==> flow/design.v <==
module memory_controller( CLK_48MHZ,RESET,SDRAM_STATUS,READ_CMD, GEIG_DATA, MAG_DATA, BA_READ,COL_READ, ROW_READ, 
BA_WRITE, COL_WRITE, ROW_WRITE
,NEXT_READ,NEXT_WRITE,DATA_OUT,BA_OUT,COL_OUT,ROW_OUT,CMD_OUT);
input CLK_48MHZ,RESET,SDRAM_STATUS, READ_CMD;
input [79:0] GEIG_DATA;
input [79:0] MAG_DATA;
input [1:0] BA_READ;
input [8:0] COL_READ;
input [12:0] ROW_READ;
input [1:0] BA_WRITE;
input [8:0] COL_WRITE;
input [12:0] ROW_WRITE;
output NEXT_READ, NEXT_WRITE;
output [15:0] DATA_OUT;
output [1:0] BA_OUT;
output [8:0] COL_OUT;
output [12:0] ROW_OUT;
output [1:0] CMD_OUT;
reg [79:0] geig_prev;
reg [79:0] geig_buffer;
parameter new_geig_cmd =2'b01;
parameter num_geig_cycles = 5;
reg [79:0] mag_prev;
reg [79:0] mag_buffer;
parameter new_mag_cmd =2'b10;
parameter num_mag_cycles = 5;
reg [79:0] data_buffer;
reg read_prev;
parameter new_read_cmd = 2'b11;
reg [23:0] read_address;
reg [23:0] write_address;
reg [7:0] schedule;
reg [2:0] num_cycles;
reg [2:0] write_count;
reg busy_hold;
reg next_write;
reg next_read;
reg [1:0] ba_out;
reg [12:0] row_out;
reg [8:0] col_out;
reg [15:0] data_out;
reg [1:0] cmd_out;
assign NEXT_WRITE = next_write;
assign NEXT_READ = next_read;
assign CMD_OUT = cmd_out;
assign BA_OUT = ba_out;
assign ROW_OUT = row_out;
assign COL_OUT = col_out;
assign DATA_OUT = data_out;
always @(posedge CLK_48MHZ or negedge RESET)
begin
if (RESET==1'b0) begin
    schedule = 8'b00000000;
    busy_hold = 1'b0;
    write_count=4'b0000;
    next_write<=0;
    next_read<=0;
    cmd_out<=2'b00;
    num_cycles=0;
    ba_out<=0;
    row_out<=0;
    col_out<=0;
    data_out<=0;
    write_address=0;
    read_address=0;
    mag_prev=80'b0;
    geig_prev=80'b0;
end else begin
write_address = {BA_WRITE,COL_WRITE,ROW_WRITE};
read_address = {BA_READ,COL_READ,ROW_READ};
if ((schedule[1:0] ==2'b00) && (RESET==1'b1)) begin
    schedule=schedule>>2;
end
if ((geig_prev!=GEIG_DATA) && (RESET==1'b1)) begin
    geig_buffer[79:0] = GEIG_DATA;
    geig_prev = GEIG_DATA;
    if (schedule[1:0] == 2'b00) begin
        schedule[1:0] = new_geig_cmd;
    end else if (schedule[3:2] ==2'b00) begin
        schedule[3:2] = new_geig_cmd;
    end else if (schedule[5:4] == 2'b00) begin
        schedule[5:4] = new_geig_cmd;
    end else begin
        schedule[7:6] = new_geig_cmd;
    end
end else begin
    geig_prev= GEIG_DATA;
end
if ((mag_prev!=MAG_DATA) && (RESET==1'b1)) begin
    mag_buffer[79:0] = MAG_DATA;
    mag_prev = MAG_DATA;
    if (schedule[1:0] == 2'b00) begin
        schedule[1:0] = new_mag_cmd;
    end else if (schedule[3:2] ==2'b00) begin
        schedule[3:2] = new_mag_cmd;
    end else if (schedule[5:4] == 2'b00) begin
        schedule[5:4] = new_mag_cmd;
    end else begin
        schedule[7:6] = new_mag_cmd;
    end
end else begin
    mag_prev=MAG_DATA;
end
if ((READ_CMD ==1'b1) && (read_prev ==1'b0) && (RESET==1'b1))begin
    read_prev=READ_CMD;
    if (schedule[1:0] == 2'b00) begin
        schedule[1:0] = new_read_cmd;
    end else if (schedule[3:2] ==2'b00) begin
        schedule[3:2] = new_read_cmd;
    end else if (schedule[5:4] == 2'b00) begin
        schedule[5:4] = new_read_cmd;
    end else begin
        schedule[7:6] = new_read_cmd;
    end
end else begin
    read_prev = READ_CMD;
end
if (((schedule[1:0] == new_geig_cmd) || (schedule[1:0] == new_mag_cmd)) && (RESET==1'b1)) begin
    if ((schedule[1:0] == new_geig_cmd) && (write_count==0)) begin
        num_cycles=num_geig_cycles;
        data_buffer[79:0] = geig_buffer;
    end else if ((schedule[1:0] == new_mag_cmd) && (write_count==0)) begin
        num_cycles = num_mag_cycles;
        data_buffer[79:0]=mag_buffer;
    end
    if (write_count<num_cycles) begin
        if ((SDRAM_STATUS==1'b1) && (busy_hold==1)) begin
            cmd_out<=2'b00;
        end
        if ((busy_hold==1'b1)&&(SDRAM_STATUS==1'b0)) begin
            next_write<=1'b1;
            data_buffer = data_buffer >>16;
            busy_hold=1'b0;
            write_count=write_count+1;
        end else if ((SDRAM_STATUS==1'b0) && (busy_hold==0)) begin
            next_write<=1'b0;
            cmd_out<=2'b10;
            ba_out<=BA_WRITE;
            row_out<=ROW_WRITE;
            col_out<=COL_WRITE;
            data_out<=data_buffer[15:0];
            busy_hold=1'b1;
        end
    end else if (write_count==num_cycles) begin
        write_count=0;
        schedule=schedule>>2;
    end
end else if ((schedule[1:0]==new_read_cmd) && (RESET==1'b1)) begin
    if (read_address == write_address) begin 
        schedule=schedule>>2;
    end else begin
        if ((SDRAM_STATUS==1'b1) && (busy_hold==1)) begin
            cmd_out<=2'b00;
        end    
        if ((SDRAM_STATUS==1'b0) && (busy_hold==1)) begin
            next_read<=1'b1;
            busy_hold=0;
            schedule=schedule>>2;
        end else if ((SDRAM_STATUS==1'b0) && (busy_hold==0)) begin
            next_read<=1'b0;
            cmd_out<=2'b01;
            ba_out<=BA_READ;
            row_out<=ROW_READ;
            col_out<=COL_READ;
            busy_hold=1'b1;
        end
    end
end
end  
end
endmodule
module sdram_interface(CLK_48MHZ,RESET,TIMESTAMP,A_IN_BANK,A_IN_COL,A_IN_ROW,D_IN,CMD_IN,
SDRAM_DQ_IN,SDRAM_DQ_OUT,SDRAM_DQ_OE,
SDRAM_A0,SDRAM_A1,SDRAM_A2,SDRAM_A3,SDRAM_A4,SDRAM_A5,SDRAM_A6,SDRAM_A7,SDRAM_A8,SDRAM_A9,SDRAM_A10,SDRAM_A11,
SDRAM_A12,
SDRAM_CLK_EN,SDRAM_BA0,SDRAM_BA1,SDRAM_CKE,SDRAM_CS,SDRAM_RAS,SDRAM_CAS,SDRAM_WE,SDRAM_DQML,SDRAM_DQMU,
STATUS,DATA_READ);
parameter t_rc = 4;  
parameter t_ras = 3;  
parameter t_rcd= 1;  
parameter t_rp = 2;  
parameter t_dpl = 1;  
parameter t_rrd =1;  
parameter t_ref = 1;  
input CLK_48MHZ;
input RESET;
input [23:0] TIMESTAMP;
input [1:0] CMD_IN;  
input [1:0] A_IN_BANK;
input [8:0] A_IN_COL;
input [12:0] A_IN_ROW;
input [15:0] D_IN;
input [15:0] SDRAM_DQ_IN;
output [15:0] SDRAM_DQ_OUT;
output SDRAM_DQ_OE;
output SDRAM_A0,SDRAM_A1,SDRAM_A2,SDRAM_A3,SDRAM_A4,SDRAM_A5,SDRAM_A6,SDRAM_A7,SDRAM_A8,SDRAM_A9,SDRAM_A10,
SDRAM_A11,SDRAM_A12,
SDRAM_CLK_EN,SDRAM_BA0,SDRAM_BA1,SDRAM_CKE,SDRAM_CS,SDRAM_RAS,SDRAM_CAS,SDRAM_WE,SDRAM_DQML,SDRAM_DQMU;
output STATUS;
output [15:0] DATA_READ;
reg busy;
assign STATUS=busy;
reg [15:0] dout;  
reg weVAL;  
assign SDRAM_DQ_OUT = dout;
assign SDRAM_DQ_OE = weVAL;
reg [15:0] dread;  
assign DATA_READ[0] = dread[0];
assign DATA_READ[1] = dread[1];
assign DATA_READ[2] = dread[2];
assign DATA_READ[3] = dread[3];
assign DATA_READ[4] = dread[4];
assign DATA_READ[5] = dread[5];
assign DATA_READ[6] = dread[6];
assign DATA_READ[7] = dread[7];
assign DATA_READ[8] = dread[8];
assign DATA_READ[9] = dread[9];
assign DATA_READ[10] = dread[10];
assign DATA_READ[11] = dread[11];
assign DATA_READ[12] = dread[12];
assign DATA_READ[13] = dread[13];
assign DATA_READ[14] = dread[14];
assign DATA_READ[15] = dread[15];
reg [12:0] address;
assign SDRAM_A0 = address[0];
assign SDRAM_A1 = address[1];
assign SDRAM_A2 = address[2];
assign SDRAM_A3 = address[3];
assign SDRAM_A4 = address[4];
assign SDRAM_A5 = address[5];
assign SDRAM_A6 = address[6];
assign SDRAM_A7 = address[7];
assign SDRAM_A8 = address[8];
assign SDRAM_A9 = address[9];
assign SDRAM_A10 = address[10];
assign SDRAM_A11 = address[11];
assign SDRAM_A12 = address[12];
reg pwr_up_hold;
reg pwr_stabalize;
reg [3:0] init_counter;
reg [23:0] ts_delay;
assign SDRAM_CLK_EN = pwr_stabalize;  
reg cke;
reg cs;
reg ras;
reg cas;
reg we;
reg ba0;
reg ba1;
reg dqmu;
reg dqml;
assign SDRAM_CKE = cke;
assign SDRAM_CS =  cs;
assign SDRAM_RAS=  ras;
assign SDRAM_CAS=  cas;
assign SDRAM_WE=   we;
assign SDRAM_BA0=  ba0;
assign SDRAM_BA1=  ba1;
assign SDRAM_DQMU= dqmu;
assign SDRAM_DQML= dqml;
reg write_cycle;
reg write_exit;
reg [3:0] write_counter;
reg read_cycle;
reg [3:0] read_counter;
reg read_exit;
reg idle_cycle;
always @(negedge CLK_48MHZ or negedge RESET)
begin
if (RESET==1'b0) begin
    weVAL<=1'b0;
    pwr_up_hold=1'b1;
    busy=1'b1;
    pwr_stabalize=1'b0;
    init_counter=4'b0;
    write_cycle=1'b0;
    write_exit=1'b0;
    write_counter=4'b0;
    read_cycle=1'b0;
    read_counter=4'b0;
    read_exit=1'b0;
    idle_cycle=1'b0;
    dout<=0;
    address=0;
    dread<=0;
    ts_delay=0;
    cke<=1'b0;
    cs<=1'b0;
    ras<=1'b0;
    cas<=1'b0;
    we<=1'b0;
    ba0<=1'b0;
    ba1<=1'b0;
    dqmu<=1'b0;
    dqml<=1'b0;
end else begin
    if (busy==0) begin
        if (CMD_IN==2) begin
            write_cycle=1;
            write_exit=0;
        end else if (CMD_IN==1) begin
            read_cycle=1;
            read_exit=0;
        end else begin
            idle_cycle=1;
        end
    end
    if (write_cycle==1) begin
        if (write_counter==t_rc+t_ras+2) begin
            cke<=0;
            cs<=0;
            ras<=0;
            cas<=0;
            we<=1;
            address=13'b0;
            busy=0;
            write_cycle=0;
            write_counter=0;
            write_exit=1;
        end
        if ((write_counter>t_rc+t_ras) && (write_counter<t_rc+t_ras+2)) begin
            cke<=1;
            cs<=0;
            ras<=1;
            cas<=1;
            we<=1;
            dqml<=1;
            dqmu<=1;
            weVAL<=0;
            address=13'b0;
            write_counter=write_counter+1;
        end
        if (write_counter==t_rc+t_ras) begin
            cke<=1;
            cs<=0;
            ras<=1;
            cas<=0;
            we<=0;
            address[8:0] = A_IN_COL;
            address[10] =1;
            weVAL<=1;
            dout<=D_IN;  
            write_counter=write_counter+1;
        end
        if ((write_counter>t_rc) && (write_counter<t_rc+t_ras)) begin
            cke<=1;
            cs<=0;
            ras<=1;
            cas<=1;
            we<=1;
            address=13'b0;
            write_counter=write_counter+1;
        end
        if (write_counter==t_rc) begin
            cke<=1;
            cs<=0;
            ras<=0;
            cas<=1;
            we<=1;
            dqmu<=0;
            dqml<=0;
            ba0<=A_IN_BANK[0];
            ba1<=A_IN_BANK[1];
            address=A_IN_ROW;
            write_counter=write_counter+1;
        end
        if ((write_counter>0) && (write_counter<t_rc)) begin
            cke<=1;
            cs<=0;
            ras<=1;
            cas<=1;
            we<=1;
            address=13'b0;
            write_counter=write_counter+1;
        end
        if ((write_counter==0) && (write_exit==0)) begin
            cke<=1;
            cs<=0;
            ras<=1;
            cas<=1;
            we<=1;
            busy=1;
            write_counter=write_counter+1;
        end
    end
    if (read_cycle==1) begin
        if (read_counter==t_rc+t_ras+5) begin
            cke<=0;
            cs<=0;
            ras<=0;
            cas<=0;
            we<=1;
            address=13'b0;
            busy=0;
            read_cycle=0;
            read_counter=0;
            read_exit=1;
        end
        if (read_counter==t_rc+t_ras+4) begin
            cke<=1;
            cs<=0;
            ras<=1;
            cas<=1;
            we<=1;
            dqmu<=1;
            dqml<=1;
            address=13'b0;
            read_counter=read_counter+1;
        end
        if (read_counter==t_rc+t_ras+3) begin
            cke<=1;
            cs<=0;
            ras<=1;
            cas<=1;
            we<=1;
            dread<=SDRAM_DQ_IN;
            address=13'b0;
            read_counter=read_counter+1;
        end
        if ((read_counter>t_rc+t_ras) && (read_counter<t_rc+t_ras+3)) begin
            cke<=1;
            cs<=0;
            ras<=1;
            cas<=1;
            we<=1;
            address=13'b0;
            read_counter=read_counter+1;
        end
        if (read_counter==t_rc+t_ras) begin
            cke<=1;
            cs<=0;
            ras<=1;
            cas<=0;
            we<=1;
            address[8:0] = A_IN_COL;
            address[10] =1; 
            dread<= 16'b0;
            read_counter=read_counter+1;
        end
        if ((read_counter>t_rc) && (read_counter<t_rc+t_ras)) begin
            cke<=1;
            cs<=0;
            ras<=1;
            cas<=1;
            we<=1;
            address=13'b0;
            read_counter=read_counter+1;
        end
        if (read_counter==t_rc) begin
            cke<=1;
            cs<=0;
            ras<=0;
            cas<=1;
            we<=1;
            dqmu<=0;
            dqml<=0;
            ba0<=A_IN_BANK[0];
            ba1<=A_IN_BANK[1];
            address=A_IN_ROW;
            read_counter=read_counter+1;
        end
        if ((read_counter>0) && (read_counter<t_rc)) begin
            cke<=1;
            cs<=0;
            ras<=1;
            cas<=1;
            we<=1;
            address=13'b0;
            read_counter=read_counter+1;
        end
        if ((read_counter==0) && (read_exit==0)) begin
            cke<=1;
            cs<=0;
            ras<=1;
            cas<=1;
            we<=1;
            busy=1;
            read_counter=read_counter+1;
        end
    end
    if (pwr_up_hold==1'b1) begin
        if (TIMESTAMP < 2) begin
            cke<=1'b0;
            cs<=1'b0;
            dqml<=1'b0;
            dqmu<=1'b0;
            dout<=16'b0;
            busy=1;
        end else if ((TIMESTAMP>=2)&&(TIMESTAMP<4)) begin
            pwr_stabalize=1'b1;
            cke<=1'b1;
            dqml<=1'b1;
            dqmu<=1'b1;
        end else if (TIMESTAMP>=4) begin  
            if (init_counter==t_rp+1+t_rc+1+1) begin
                cke<=0;
                cs<=0;
                ras<=0;
                cas<=0;
                we<=1;
                address=13'b0;
                pwr_up_hold=1'b0;  
                busy=0;
            end
            if (init_counter==t_rp+1+t_rc+1) begin
                cke<=1;
                cs<=0;
                ras<=1;
                cas<=1;
                we<=1;
                address=13'b0;
                init_counter=init_counter+1;
            end
            if (init_counter==t_rp+1+t_rc) begin
                cke<=1;
                cs<=0;
                ras<=0;
                cas<=0;
                we<=0;
                ba1<=0;
                ba0<=1;
                address=13'b0001000100000;
                init_counter=init_counter+1;
            end
            if ((init_counter>t_rp+1) && (init_counter<t_rp+1+t_rc)) begin
                cke<=1;
                cs<=0;
                ras<=1;
                cas<=1;
                we<=1;
                address=13'b0;
                init_counter=init_counter+1;
            end
            if ((init_counter==t_rp+1) && (TIMESTAMP==ts_delay)) begin
                cke<=1;
                cs<=0;
                ras<=1;
                cas<=1;
                we<=1;
                init_counter=init_counter+1;
            end
            if ((init_counter==t_rp+1) && (TIMESTAMP!=ts_delay)) begin
                cke<=0;
                cs<=0;
                ras<=1;
                cas<=1;
                we<=1;
                address=13'b0;
            end
            if (init_counter==t_rp) begin
                cke<=0;
                cs<=0;
                ras<=0;
                cas<=0;
                we<=1;
                address=13'b0;
                init_counter=init_counter+1;
                ts_delay=TIMESTAMP+1;
            end
            if ((init_counter>0) && (init_counter<t_rp)) begin
                cke<=1;
                cs<=0;
                ras<=1;
                cas<=1;
                we<=1;
                address=13'b0;
                init_counter=init_counter+1;
            end
            if (init_counter==0) begin
                cke<=1;
                cs<=0;
                ras<=0;
                cas<=1;
                we<=0;
                address[10]=1;
                init_counter=init_counter+1;
            end
        end
    end
end  
end
endmodule
module read_buffer( CLK_48MHZ,RESET,NEXT_BYTE,DATA_READ,ROW_WRITE,READ_CMD,BYTE_OUT);
input CLK_48MHZ, RESET, NEXT_BYTE;
input [15:0] DATA_READ;
input [12:0] ROW_WRITE;
output READ_CMD;
output [7:0] BYTE_OUT;
reg read_cmd;
reg [1:0] init_stage;
reg [8:0] init_wait;
reg [7:0] byte_out;
reg [1:0] position;
reg next_byte_prev;
reg [15:0] buffer_a;
reg [15:0] buffer_b;
assign BYTE_OUT = byte_out;
assign READ_CMD = read_cmd;
always @(posedge CLK_48MHZ or negedge RESET) begin
    if (RESET==1'b0) begin
        read_cmd<=1'b0;
        position<= 2'b00;
        byte_out<=8'b0;
        next_byte_prev<=1'b0;
        init_stage=1;
        init_wait=0;
        buffer_a<=0;
        buffer_b<=0;
    end else begin
        next_byte_prev<=NEXT_BYTE;
        if ((NEXT_BYTE==1'b1) && (next_byte_prev==1'b0) && (init_stage==0)) begin
            if (position==2'b00) begin
                byte_out<=buffer_a[7:0];
                position<=position+1;
            end else if (position==2'b01) begin
                byte_out<=buffer_a[15:8];
                position<=position+1;
            end else if (position==2'b10) begin
                byte_out<=buffer_b[7:0];
                position<=position+1;
            end else begin
                byte_out<=buffer_b[15:8];
                position<=2'b00;
            end
        end
        if ((init_stage==1) && (ROW_WRITE>=13'b0000000000011)) begin
            read_cmd<=1'b1;
            init_stage=2;
        end
        if (init_stage==2) begin
            if (init_wait<300) begin
                buffer_a<=DATA_READ;
                init_wait=init_wait+1;
            end else if ((init_wait>=300) && (init_wait<400)) begin
                read_cmd<=1'b0;
                init_wait=init_wait+1;
            end else if (init_wait>=400) begin
                read_cmd<=1'b1;
                init_wait=0;
                init_stage=0;
            end 
        end
        if ((position==2'b00) && (init_stage==0)) begin
            read_cmd<=1'b1;
        end
        if ((position==2'b01) && (init_stage==0)) begin
            read_cmd<=1'b0;
            buffer_b<=DATA_READ;
        end
        if ((position==2'b10) && (init_stage==0)) begin
            read_cmd<=1'b1;
        end
        if ((position==2'b11) && (init_stage==0)) begin
            buffer_a<=DATA_READ;
            read_cmd<=1'b0;
        end
    end
end
endmodule
module write_address_traversal( CLK,RESET,NEXT, BA_WRITE_OUT, ROW_WRITE_OUT,COL_WRITE_OUT );
input CLK, NEXT, RESET;
output [1:0] BA_WRITE_OUT;
output [8:0] COL_WRITE_OUT;
output [12:0] ROW_WRITE_OUT;
reg [23:0] current_count;
reg next_prev;  
assign BA_WRITE_OUT = current_count[23:22];
assign COL_WRITE_OUT = current_count[21:13];
assign ROW_WRITE_OUT = current_count[12:0];
always @(negedge CLK or negedge RESET)
begin
if (RESET==1'b0) begin
    current_count=24'b0;
    next_prev=1'b0;
end else begin
    if (NEXT && !next_prev) begin
    if (current_count == 24'b111111111111111111111111) begin
        current_count = 24'b0;
    end else begin
        current_count = current_count+1;
    end
end
    next_prev = NEXT;
end
end
endmodule
module read_address_traversal( CLK,NEXT,RESET, BA_READ_OUT, ROW_READ_OUT,COL_READ_OUT );
input CLK,NEXT,RESET;
output [1:0] BA_READ_OUT;
output [8:0] COL_READ_OUT;
output [12:0] ROW_READ_OUT;
reg [23:0] current_count;
reg next_prev;  
assign BA_READ_OUT = current_count[23:22];
assign COL_READ_OUT = current_count[21:13];
assign ROW_READ_OUT = current_count[12:0];
always @(negedge CLK or negedge RESET)
begin
if (RESET==1'b0) begin
    current_count=24'b0;
    next_prev=1'b0;
end else begin
    if (NEXT && !next_prev) begin
    if (current_count == 24'b111111111111111111111111) begin
        current_count = 24'b0;
    end else begin
        current_count = current_count+1;
    end
    end
    next_prev = NEXT;
    end
end
endmodule
module sdram_logger (
    input         clk,           
    input         rst_n,         
    input  [23:0] timestamp,     
    input  [79:0] geig_data,     
    input  [79:0] mag_data,      
    input         next_byte,     
    input  [15:0] sdram_dq_in,   
    output [15:0] sdram_dq_out,  
    output        sdram_dq_oe,   
    output [12:0] sdram_a,
    output [1:0]  sdram_ba,
    output        sdram_clk_en,
    output        sdram_cke,
    output        sdram_cs,
    output        sdram_ras,
    output        sdram_cas,
    output        sdram_we,
    output        sdram_dqml,
    output        sdram_dqmu,
    output [7:0]  byte_out       
);
wire        sdram_status;
wire [15:0] data_read;
wire        next_read, next_write, read_cmd;
wire [15:0] mc_data_out;
wire [1:0]  mc_ba_out, mc_cmd_out;
wire [8:0]  mc_col_out;
wire [12:0] mc_row_out;
wire [1:0]  ba_read, ba_write;
wire [8:0]  col_read, col_write;
wire [12:0] row_read, row_write;
memory_controller memory_controller_0(
    .CLK_48MHZ    ( clk ),
    .RESET        ( rst_n ),
    .SDRAM_STATUS ( sdram_status ),
    .READ_CMD     ( read_cmd ),
    .GEIG_DATA    ( geig_data ),
    .MAG_DATA     ( mag_data ),
    .BA_READ      ( ba_read ),
    .COL_READ     ( col_read ),
    .ROW_READ     ( row_read ),
    .BA_WRITE     ( ba_write ),
    .COL_WRITE    ( col_write ),
    .ROW_WRITE    ( row_write ),
    .NEXT_READ    ( next_read ),
    .NEXT_WRITE   ( next_write ),
    .DATA_OUT     ( mc_data_out ),
    .BA_OUT       ( mc_ba_out ),
    .COL_OUT      ( mc_col_out ),
    .ROW_OUT      ( mc_row_out ),
    .CMD_OUT      ( mc_cmd_out )
);
read_address_traversal read_address_traversal_0(
    .CLK          ( clk ),
    .NEXT         ( next_read ),
    .RESET        ( rst_n ),
    .BA_READ_OUT  ( ba_read ),
    .ROW_READ_OUT ( row_read ),
    .COL_READ_OUT ( col_read )
);
write_address_traversal write_address_traversal_0(
    .CLK           ( clk ),
    .RESET         ( rst_n ),
    .NEXT          ( next_write ),
    .BA_WRITE_OUT  ( ba_write ),
    .ROW_WRITE_OUT ( row_write ),
    .COL_WRITE_OUT ( col_write )
);
read_buffer read_buffer_0(
    .CLK_48MHZ ( clk ),
    .RESET     ( rst_n ),
    .NEXT_BYTE ( next_byte ),
    .DATA_READ ( data_read ),
    .ROW_WRITE ( row_write ),
    .READ_CMD  ( read_cmd ),
    .BYTE_OUT  ( byte_out )
);
sdram_interface sdram_interface_0(
    .CLK_48MHZ    ( clk ),
    .RESET        ( rst_n ),
    .TIMESTAMP    ( timestamp ),
    .A_IN_BANK    ( mc_ba_out ),
    .A_IN_COL     ( mc_col_out ),
    .A_IN_ROW     ( mc_row_out ),
    .D_IN         ( mc_data_out ),
    .CMD_IN       ( mc_cmd_out ),
    .SDRAM_DQ_IN  ( sdram_dq_in ),
    .SDRAM_DQ_OUT ( sdram_dq_out ),
    .SDRAM_DQ_OE  ( sdram_dq_oe ),
    .SDRAM_A0  ( sdram_a[0] ),  .SDRAM_A1  ( sdram_a[1] ),  .SDRAM_A2  ( sdram_a[2] ),
    .SDRAM_A3  ( sdram_a[3] ),  .SDRAM_A4  ( sdram_a[4] ),  .SDRAM_A5  ( sdram_a[5] ),
    .SDRAM_A6  ( sdram_a[6] ),  .SDRAM_A7  ( sdram_a[7] ),  .SDRAM_A8  ( sdram_a[8] ),
    .SDRAM_A9  ( sdram_a[9] ),  .SDRAM_A10 ( sdram_a[10] ), .SDRAM_A11 ( sdram_a[11] ),
    .SDRAM_A12 ( sdram_a[12] ),
    .SDRAM_CLK_EN ( sdram_clk_en ),
    .SDRAM_BA0    ( sdram_ba[0] ),
    .SDRAM_BA1    ( sdram_ba[1] ),
    .SDRAM_CKE    ( sdram_cke ),
    .SDRAM_CS     ( sdram_cs ),
    .SDRAM_RAS    ( sdram_ras ),
    .SDRAM_CAS    ( sdram_cas ),
    .SDRAM_WE     ( sdram_we ),
    .SDRAM_DQML   ( sdram_dqml ),
    .SDRAM_DQMU   ( sdram_dqmu ),
    .STATUS       ( sdram_status ),
    .DATA_READ    ( data_read )
);
endmodule
# == Step by step through the tools: sdram_logger ==
# Tool output for the design above, in the order of the flow.
# Lines are those of the file above, counted from 1.
# Operators: Yosys type, input widths -> output width; for muxes data width and select width s.
# Library cell names are shortened.
# Not given: --
# setup
design,sdram_logger
clk_port,clk
cell_library,sky130hd
corner,tt_025C_1v80

# == After elaboration ==
# Source: Yosys, flattened and elaborated, memories not mapped. Widths are those after wreduce. Registers that Yosys merges into a memory's read port (data or address) are not register bits. Print and check cells do not count. Equal cells are merged and count once.
# word_totals
regBits,663
# classes
addsub,27
compare,26
equal,35
mux,438
logic,11
reduce_logical,77
# ops
cell,count
$mux 80,6
$mux 13,33
$mux 4,64
$mux 1,250
$ne 80x80->1,2
$mux 16,9
$mux 9,13
$mux 8,13
$add 4x1->4 const B,21
$mux 2,38
$add 24x1->24 const B,3
$eq 24x24->1,2
$eq 24x24->1 const B,2
$mux 24,2
$logic_and 1x1->1,35
$logic_not 2->1,13
$ge 24x2->1 const B,1
$lt 24x2->1 const B,1
$ne 24x24->1,1
$ge 24x3->1 const B,1
$lt 24x3->1 const B,1
$eq 4x4->1 const B,6
$lt 4x3->1 const B,5
$eq 4x3->1 const B,5
$ge 9x9->1 const B,2
$lt 9x9->1 const B,2
$mux 6,3
$mux 3,6
# Not listed: further kinds 28, cells in them 74.

# == Logic depth ==
# Longest topological path by Yosys (ltp), each cell counted once; first at word level (registers and memories cut), then after technology mapping (sequential cells cut; the memories' decode and read muxes count).
# depth
depth_word,49
ABC_AREA,0
ltp_mapped,35

# == Netlist ==
# The flow's flattened synthesis, as Yosys stat reports it; memories are mapped. The netlist is that of the ABC_AREA named above (0 if unset); the other value can give another one.
# types
cell,count,area_total_um2
edfxtp_1,241,7.24E+03
dfrtp_1,272,6.81E+03
dfrtn_1,146,3.65E+03
xnor2_1,199,1.74E+03
o21ai_0,288,1.44E+03
mux2_2,116,1.31E+03
mux2i_1,109,1.09E+03
nand2_1,268,1.01E+03
nor2_1,201,754.474
xor2_1,83,726.947
a21oi_1,137,685.658
ha_1,45,563.04
clkbuf_1,134,502.982
inv_1,127,476.707
nand4_1,69,431.664
o21ba_2,34,340.326
o211ai_1,40,300.288
o22a_1,33,289.027
# Not listed: further types 80, cells in them 563.
# synth_totals
cell_count,3105
yosys_area_mm2,0.0334696
seq_area_mm2,0.0177758
ff_cells,662
# The figures by module come from a second, unflattened synthesis with its own total; it is not the netlist above.
# unflattened
cells_unflattened,3046
area_unflattened_mm2,0.0331931
# Rows give one instance, submodules left out.
# by_module
module,instances,cells,area_mm2
memory_controller,1,1670,0.0208225
sdram_interface,1,897,0.0071481
read_buffer,1,238,0.0027564
read_address_traversal,1,122,0.0012512
write_address_traversal,1,119,0.0012149
sdram_logger,1,0,0

# Measured data: module sdram_logger, platform sky130hd, 3 stored runs of the flow under differing settings, order arbitrary. Input and output delays are each 20% of the period that was set; the output load is 0.01 pF.
# "final_power_mw": no workload was simulated; the value follows from the tool's default switching activity.
# A setting shown as . is not set for that run.
# A result given as . is not shown for that run.
run,ABC_AREA,CORE_ASPECT_RATIO,CORE_MARGIN,CORE_UTILIZATION,CTS_CLUSTER_DIAMETER,CTS_CLUSTER_SIZE,GPL_ROUTABILITY_DRIVEN,MAX_ROUTING_LAYER,PLACE_DENSITY,period_ns,CAP_MARGIN,SLEW_MARGIN,CELL_PAD_IN_SITES_DETAIL_PLACEMENT,CELL_PAD_IN_SITES_GLOBAL_PLACEMENT,MIN_ROUTING_LAYER,PLACE_DENSITY_LB_ADDON,SETUP_SLACK_MARGIN,TNS_END_PERCENT,yosys_chip_area_mm2,die_area_mm2,post_route_stdcell_area_mm2,layout_utilization_frac,worstSetupSlack_ns,final_power_mw
flow run A,0,0.76,7,35,265,23,1,met4,0.47,19.8,20,20,.,.,.,.,.,.,0.0334696,0.104563,0.0380527,0.403,2.376,2.755
flow run B,0,.,2,58,79,.,1,met4,.,23.3,10,20,2,1,.,.,.,.,.,.,.,.,.,.
flow run C,1,1.21,5,40,.,87,1,met4,.,7.76,0,10,1,0,met1,0.15,1.56,5,0.0331268,0.0886972,0.040131,0.487,0.391,8.684
# Flow run B: incomplete, placement halted on DPL-0033
